==> flow/design.v <==
`timescale 1ns / 1ps
module alu_top(
    input             clk,
    input      [31:0] a_in,
    input      [31:0] b_in,
    input      [3:0]  aluc_in,
    output reg [31:0] r_out,
    output reg        zero_out,
    output reg        overflow_out
    );
    reg  [31:0] a_q, b_q;
    reg  [3:0]  aluc_q;
    wire [31:0] r;
    wire        zero, overflow;
    alu u_alu(.a(a_q), .b(b_q), .overflow(overflow), .zero(zero), .r(r), .aluc(aluc_q));
    always @(posedge clk) begin
        a_q          <= a_in;
        b_q          <= b_in;
        aluc_q       <= aluc_in;
        r_out        <= r;
        zero_out     <= zero;
        overflow_out <= overflow;
    end
endmodule

`timescale 1ns / 1ps
module alu(
    input [31:0]a,
    input [31:0]b,
    output overflow,
    output zero,
    output [31:0]r,
    input [3:0] aluc   
    );
    parameter Add    =    3'b000;     
    parameter Addu    =    3'b010;     
    parameter Sub    =     3'b001;     
    parameter Subu    =    3'b011;     
    parameter And    =    3'b100;     
    parameter Or    =    3'b101;     
    parameter Xor    =    3'b110;     
	 parameter Lui1    =    3'b111;     
	 wire signed [31:0] sa=a,sb=b;
	 reg [32:0]result;
always@(*)begin
        case(aluc)
            Addu: begin
                result=a+b;
            end
            Subu: begin
                result=a-b;
            end
            Add: begin
                result=sa+sb;
            end
            Sub: begin
                result=sa-sb;
            end
            And: begin
                result=a&b;
            end
            Or: begin
                result=a|b;
            end
            Xor: begin
                result=a^b;
            end
            Lui1: begin
				result = {b[15:0], 16'b0};
				end
            default:
                result=a+b;
        endcase
    end
    assign r=result[31:0];
    assign zero=(r==32'b0)?1:0;
    assign overflow=result[32];
endmodule
# == Step by step through the tools: alu_top ==
# Module alu_top before and after one edit of its RTL, step after step.
# "before" refers to lines of the RTL above, "after" to lines of the edited file.
# "change" is "after" less "before", of the values as shown.
# Operators carry their Yosys type and port widths (W data, S select, Z words).
# Library cell names are shortened.
# Not given: n/a
# inputs
top,alu_top
clock,clk
library,sky130hd
corner,tt_025C_1v80

# == Edit of the RTL ==
# Unified diff, file above to edited file.
# A script made this edit. It changes what the design does and was not meant as an optimisation.
# begin of diff
@@ -17,11 +17,10 @@
         a_q          <= a_in;
         b_q          <= b_in;
-        aluc_q       <= aluc_in;
         r_out        <= r;
         zero_out     <= zero;
         overflow_out <= overflow;
     end
+    always @(*) aluc_q = aluc_in;
 endmodule
-
 `timescale 1ns / 1ps
 module alu(
# end of diff

# == After elaboration ==
# Yosys after proc, flatten, opt, wreduce and memory -nomap, before mapping. Enables and synchronous resets that opt folds into registers are not counted as muxes. Memory bits, and registers merged into a memory's read port (data or address), are not among the register bits. Print and check cells are not counted.
# word_totals
element,before,after,change
wordCells,23,22,-1
out_inout_bits,34,34,0
ff_bits,102,98,-4
in_bits,69,69,0
# classes
element,before,after,change
bitwise,3,3,0
reduce_logical,2,2,0
n_mux,2,2,0
add_sub_neg,4,4,0
equal,6,6,0
# op_table
op,before,after,change
$eq A4 B3 Y1 const B,4,4,0
$add A32 B32 Y33,2,2,0
$sub A32 B32 Y33,2,2,0
$and A32 B32 Y32,1,1,0
$eq A4 B1 Y1 const B,1,1,0
$eq A4 B2 Y1 const B,1,1,0
$logic_not A32 Y1,1,1,0
$logic_not A4 Y1,1,1,0
$mux W1,1,1,0
$or A32 B32 Y32,1,1,0
$pmux W33 S7,1,1,0
$xor A32 B32 Y32,1,1,0

# == Depth ==
# Yosys ltp: most cells in a row. Word level: on the elaborated netlist, between registers, memories and ports. Mapped: between sequential cells and ports; inverters and the memories' decode and read muxes count.
# depth
element,before,after,change
word_depth,4,4,0
abc_area,0,0,n/a
mapped_depth,24,22,-2
depth_no_buf,21,20,-1

# == After synthesis ==
# The flow's flattened synthesis, as Yosys stat reports it; memories are mapped. The netlist is that of the ABC_AREA named above (0 if unset); the other value can give another one.
# types
type,before,after,change
nand2_1,91,120,29
o21ai_0,41,58,17
nor3_1,20,31,11
clkbuf_1,29,39,10
a22oi_1,13,3,-10
a21oi_1,64,73,9
and3_1,9,17,8
o211ai_1,7,13,6
nor4_1,4,10,6
inv_1,89,94,5
or3_1,14,9,-5
buf_1,6,1,-5
dfxtp_1,102,98,-4
nand3_1,19,23,4
o221ai_1,12,16,4
mux4_2,9,13,4
nand3b_1,7,3,-4
xnor2_1,86,89,3
# The list need not be complete.
# synth_totals
element,before,after,change
buf_cells,48,50,2
sequential_area_um2,2042.0,1961.9,-80.1
yosys_area_um2,9158.8,9276.4,117.6
cell_count,1117,1167,50
ff_cells,102,98,-4
# The figures by module come from a second, unflattened synthesis with its own total; it is not the netlist above.
# unflattened
element,before,after,change
cells_unflattened,1147,1143,-4
hier_area_um2,9303.9,9223.8,-80.1
# Each row is one instance without its submodules.
# by_module_before
module,n_cells,mod_seq_area_um2,area_um2,n_inst
alu,1045,0.0,7262.0,1
alu_top,102,2042.0,2042.0,1
# by_module_after
module,n_cells,mod_seq_area_um2,area_um2,n_inst
alu,1045,0.0,7262.0,1
alu_top,98,1961.9,1961.9,1

# == Worst setup path after synthesis ==
# OpenSTA on the mapped netlist: ideal clock, no wires. The path of least setup slack (recovery checks aside). Input and output delay are each 20% of the period. Register names are those of the netlist, which keeps one name where synthesis merged equal registers.
# synth_timing
element,before,after,change
kind,flip-flop to flip-flop,input port to flip-flop,n/a
from,register aluc_q[1],input port aluc_in[1],n/a
to,register zero_out,register zero_out,n/a
n_path_buf,9,8,-1
input_delay_ns,n/a,1.200,n/a
slack_ns,-0.089,-0.201,-0.112
setup_ns,0.065,0.061,-0.004
delay_ns,6.090,5.001,-1.089
t_arrival_ns,6.025,6.140,0.115
period_ns,6.0,6.0,0.0
driving_pins,25,21,-4
t_required_ns,5.935,5.939,0.004
t_first_pin_ns,0.000,1.200,1.200
synth_period_reached_ns,6.089,6.201,0.112
# "delay_ns" = arrival - input delay + setup time.
# "driving_pins": output pins that drive a net of the path, with the launching flip-flop's if there is one; two outputs of one cell count as two.
# "synth_period_reached_ns" = period - worst setup slack (recovery checks aside). The figure is calculated, with input and output delays left at 20% of the set period.
# The rows between start and end are the longest chain of elaborated cells between them; the timing report does not say that the signal goes this way. Where chains are equally long, one stands for them.
# Each line given opens the expression or statement behind the cell; cells for indexed reads and writes are added by Yosys, which also makes memories of some case tables.
# synth_between_before
cell_sequence,dfxtp_1 -> buf_6 -> buf_6 -> buf_6 -> buf_2 -> buf_1 -> clkbuf_1 -> clkbuf_1 -> and3_1 -> clkbuf_1 -> buf_1 -> nor2_1 -> xnor2_1 -> ha_1 -> nand2b_1 -> a21boi_1 -> o21ai_4 -> o21ai_1 -> xnor2_1 -> o221ai_1 -> or4_1 -> or4_1 -> or4_1 -> or4_1 -> nor2_1
elab_chain_cells,4
cone_cells,10
lines_between,2
classes_between,6 x eq/ne; 2 x mux; 2 x reduce/logical
# synth_lines_before
element,line,rtl
start: declaration,12,reg  [3:0]  aluc_q;
start: assignment,19,aluc_q       <= aluc_in;
$eq A4 B3 Y1,46,case(aluc)
$pmux W33 S7,46,
$logic_not A32 Y1,76,assign zero=(r==32'b0)?1:0;
$mux W1,76,
end: assignment,21,zero_out     <= zero;
end: declaration,8,"output reg        zero_out,"
# Some nets on the timed path still bear RTL names; the line given drives or declares the net.
# synth_named_nets_before
net,line
r[10],46
# synth_between_after
cell_sequence,buf_6 -> buf_2 -> buf_2 -> buf_2 -> buf_1 -> and3_1 -> clkbuf_1 -> clkbuf_1 -> nor2_1 -> xnor2_1 -> ha_1 -> clkbuf_1 -> nand4_1 -> a2111oi_0 -> nor2_1 -> and4_1 -> a2111o_1 -> or3_1 -> or4_1 -> nor4_1 -> and4b_1
elab_chain_cells,4
cone_cells,10
lines_between,2
classes_between,6 x eq/ne; 2 x mux; 2 x reduce/logical
# synth_lines_after
element,line,rtl
start: declaration,6,"input      [3:0]  aluc_in,"
$eq A4 B3 Y1,45,case(aluc)
$pmux W33 S7,45,
$logic_not A32 Y1,75,assign zero=(r==32'b0)?1:0;
$mux W1,75,
end: assignment,20,zero_out     <= zero;
end: declaration,8,"output reg        zero_out,"
# synth_named_nets_after
net,line
r[17],45

# == Timing after layout ==
# Path of least setup slack in the final report of each run of set A (OpenROAD, finished layout, wires in). Where an end is a register, its clock arrival counts in the times.
# layout_timing
element,before,after,change
kind,flip-flop to flip-flop,input port to flip-flop,n/a
from,register b_q[10],input port aluc_in[2],n/a
to,register zero_out,register zero_out,n/a
driving_pins,19,17,-2
n_path_buf,0,2,2
period_ns,6.0,6.0,0.0
setup_ns,0.06,0.05,-0.01
input_delay_ns,n/a,1.20,n/a
slack_ns,0.36,0.52,0.16
t_first_pin_ns,0.36,1.20,0.84
t_required_ns,6.29,6.31,0.02
t_arrival_ns,5.94,5.79,-0.15
# The rows between start and end are the longest chain of elaborated cells between them; the timing report does not say that the signal goes this way. Where chains are equally long, one stands for them.
# layout_between_before
cell_sequence,dfxtp_1 -> or3_1 -> or3_1 -> or3_1 -> nor4_1 -> nand4_1 -> nor4_4 -> nand2_1 -> nand2_1 -> xnor2_1 -> ha_1 -> nor3b_1 -> nor4_2 -> nand4b_1 -> or4_1 -> or4_1 -> or4_1 -> or4_1 -> nor2_1
elab_chain_cells,4
cone_cells,10
classes_between,4 x add/sub; 2 x mux; 3 x logic; 1 x reduce/logical
# layout_lines_before
element,line,rtl
start: declaration,11,"reg  [31:0] a_q, b_q;"
start: assignment,18,b_q          <= b_in;
$add A32 B32 Y33,72,result=a+b;
$pmux W33 S7,46,case(aluc)
$logic_not A32 Y1,76,assign zero=(r==32'b0)?1:0;
$mux W1,76,
end: assignment,21,zero_out     <= zero;
end: declaration,8,"output reg        zero_out,"
# layout_between_after
cell_sequence,clkdlybuf4s50_1 -> nor3_2 -> and2_1 -> buf_4 -> nor2_1 -> xnor2_1 -> ha_1 -> and3_1 -> a221oi_2 -> o211ai_1 -> mux2i_1 -> o311ai_0 -> nor2_1 -> or4bb_1 -> or4_1 -> nor4_1 -> and4b_1
elab_chain_cells,4
cone_cells,10
lines_between,2
classes_between,6 x eq/ne; 2 x mux; 2 x reduce/logical
# layout_lines_after
element,line,rtl
start: declaration,6,"input      [3:0]  aluc_in,"
$eq A4 B3 Y1,45,case(aluc)
$pmux W33 S7,45,
$logic_not A32 Y1,75,assign zero=(r==32'b0)?1:0;
$mux W1,75,
end: assignment,20,zero_out     <= zero;
end: declaration,8,"output reg        zero_out,"
# Some nets on the timed path still bear RTL names; the line given drives or declares the net.
# layout_named_nets_after
net,line
r[10],45

# == Measured runs ==
# Runs of the flow (Yosys, OpenROAD) on both versions; the two runs of a pair have the same settings. The constraints put input and output delay at 20% of the set period each and load the outputs with 0.01 pF.
# settings_set_A
CORE_UTILIZATION,40
period_ns,6.0
CAP_MARGIN,20
CORE_MARGIN,2
SLEW_MARGIN,20
# results_set_A
element,before,after,change
layout_stdcell_area_um2,10939.2,11145.7,206.5
ws_hold_ns,0.797,0.796,-0.001
layout_utilization_pct,48.5,49.1,0.6
final_setup_ws_ns,0.357,0.517,0.160
power.total_mw,2.437,2.500,0.063
design_die_area_um2,24122.7,24425.0,302.3
yosys.chip_area_um2,9158.8,9276.4,117.6
timing.setup.tns_ns,0.000,0.000,0.000
# settings_set_B
CAP_MARGIN,25
CELL_PAD_IN_SITES_GLOBAL_PLACEMENT,2
CORE_MARGIN,4
CORE_UTILIZATION,39
CTS_CLUSTER_DIAMETER,169
CTS_CLUSTER_SIZE,48
GPL_ROUTABILITY_DRIVEN,0
MIN_ROUTING_LAYER,met1
SETUP_SLACK_MARGIN,0.97
SLEW_MARGIN,25
TNS_END_PERCENT,100
period_ns,6.68
# results_set_B
element,before,after,change
layout_stdcell_area_um2,11289.6,11187.0,-102.6
ws_hold_ns,0.729,0.820,0.091
layout_utilization_pct,49.4,47.8,-1.6
final_setup_ws_ns,1.150,1.123,-0.027
power.total_mw,2.281,2.254,-0.027
design_die_area_um2,26000.0,26317.0,317.0
yosys.chip_area_um2,9158.8,9276.4,117.6
timing.setup.tns_ns,0.000,0.000,0.000
# "power.total_mw": no workload was simulated; the value follows from the tool's default switching activity.
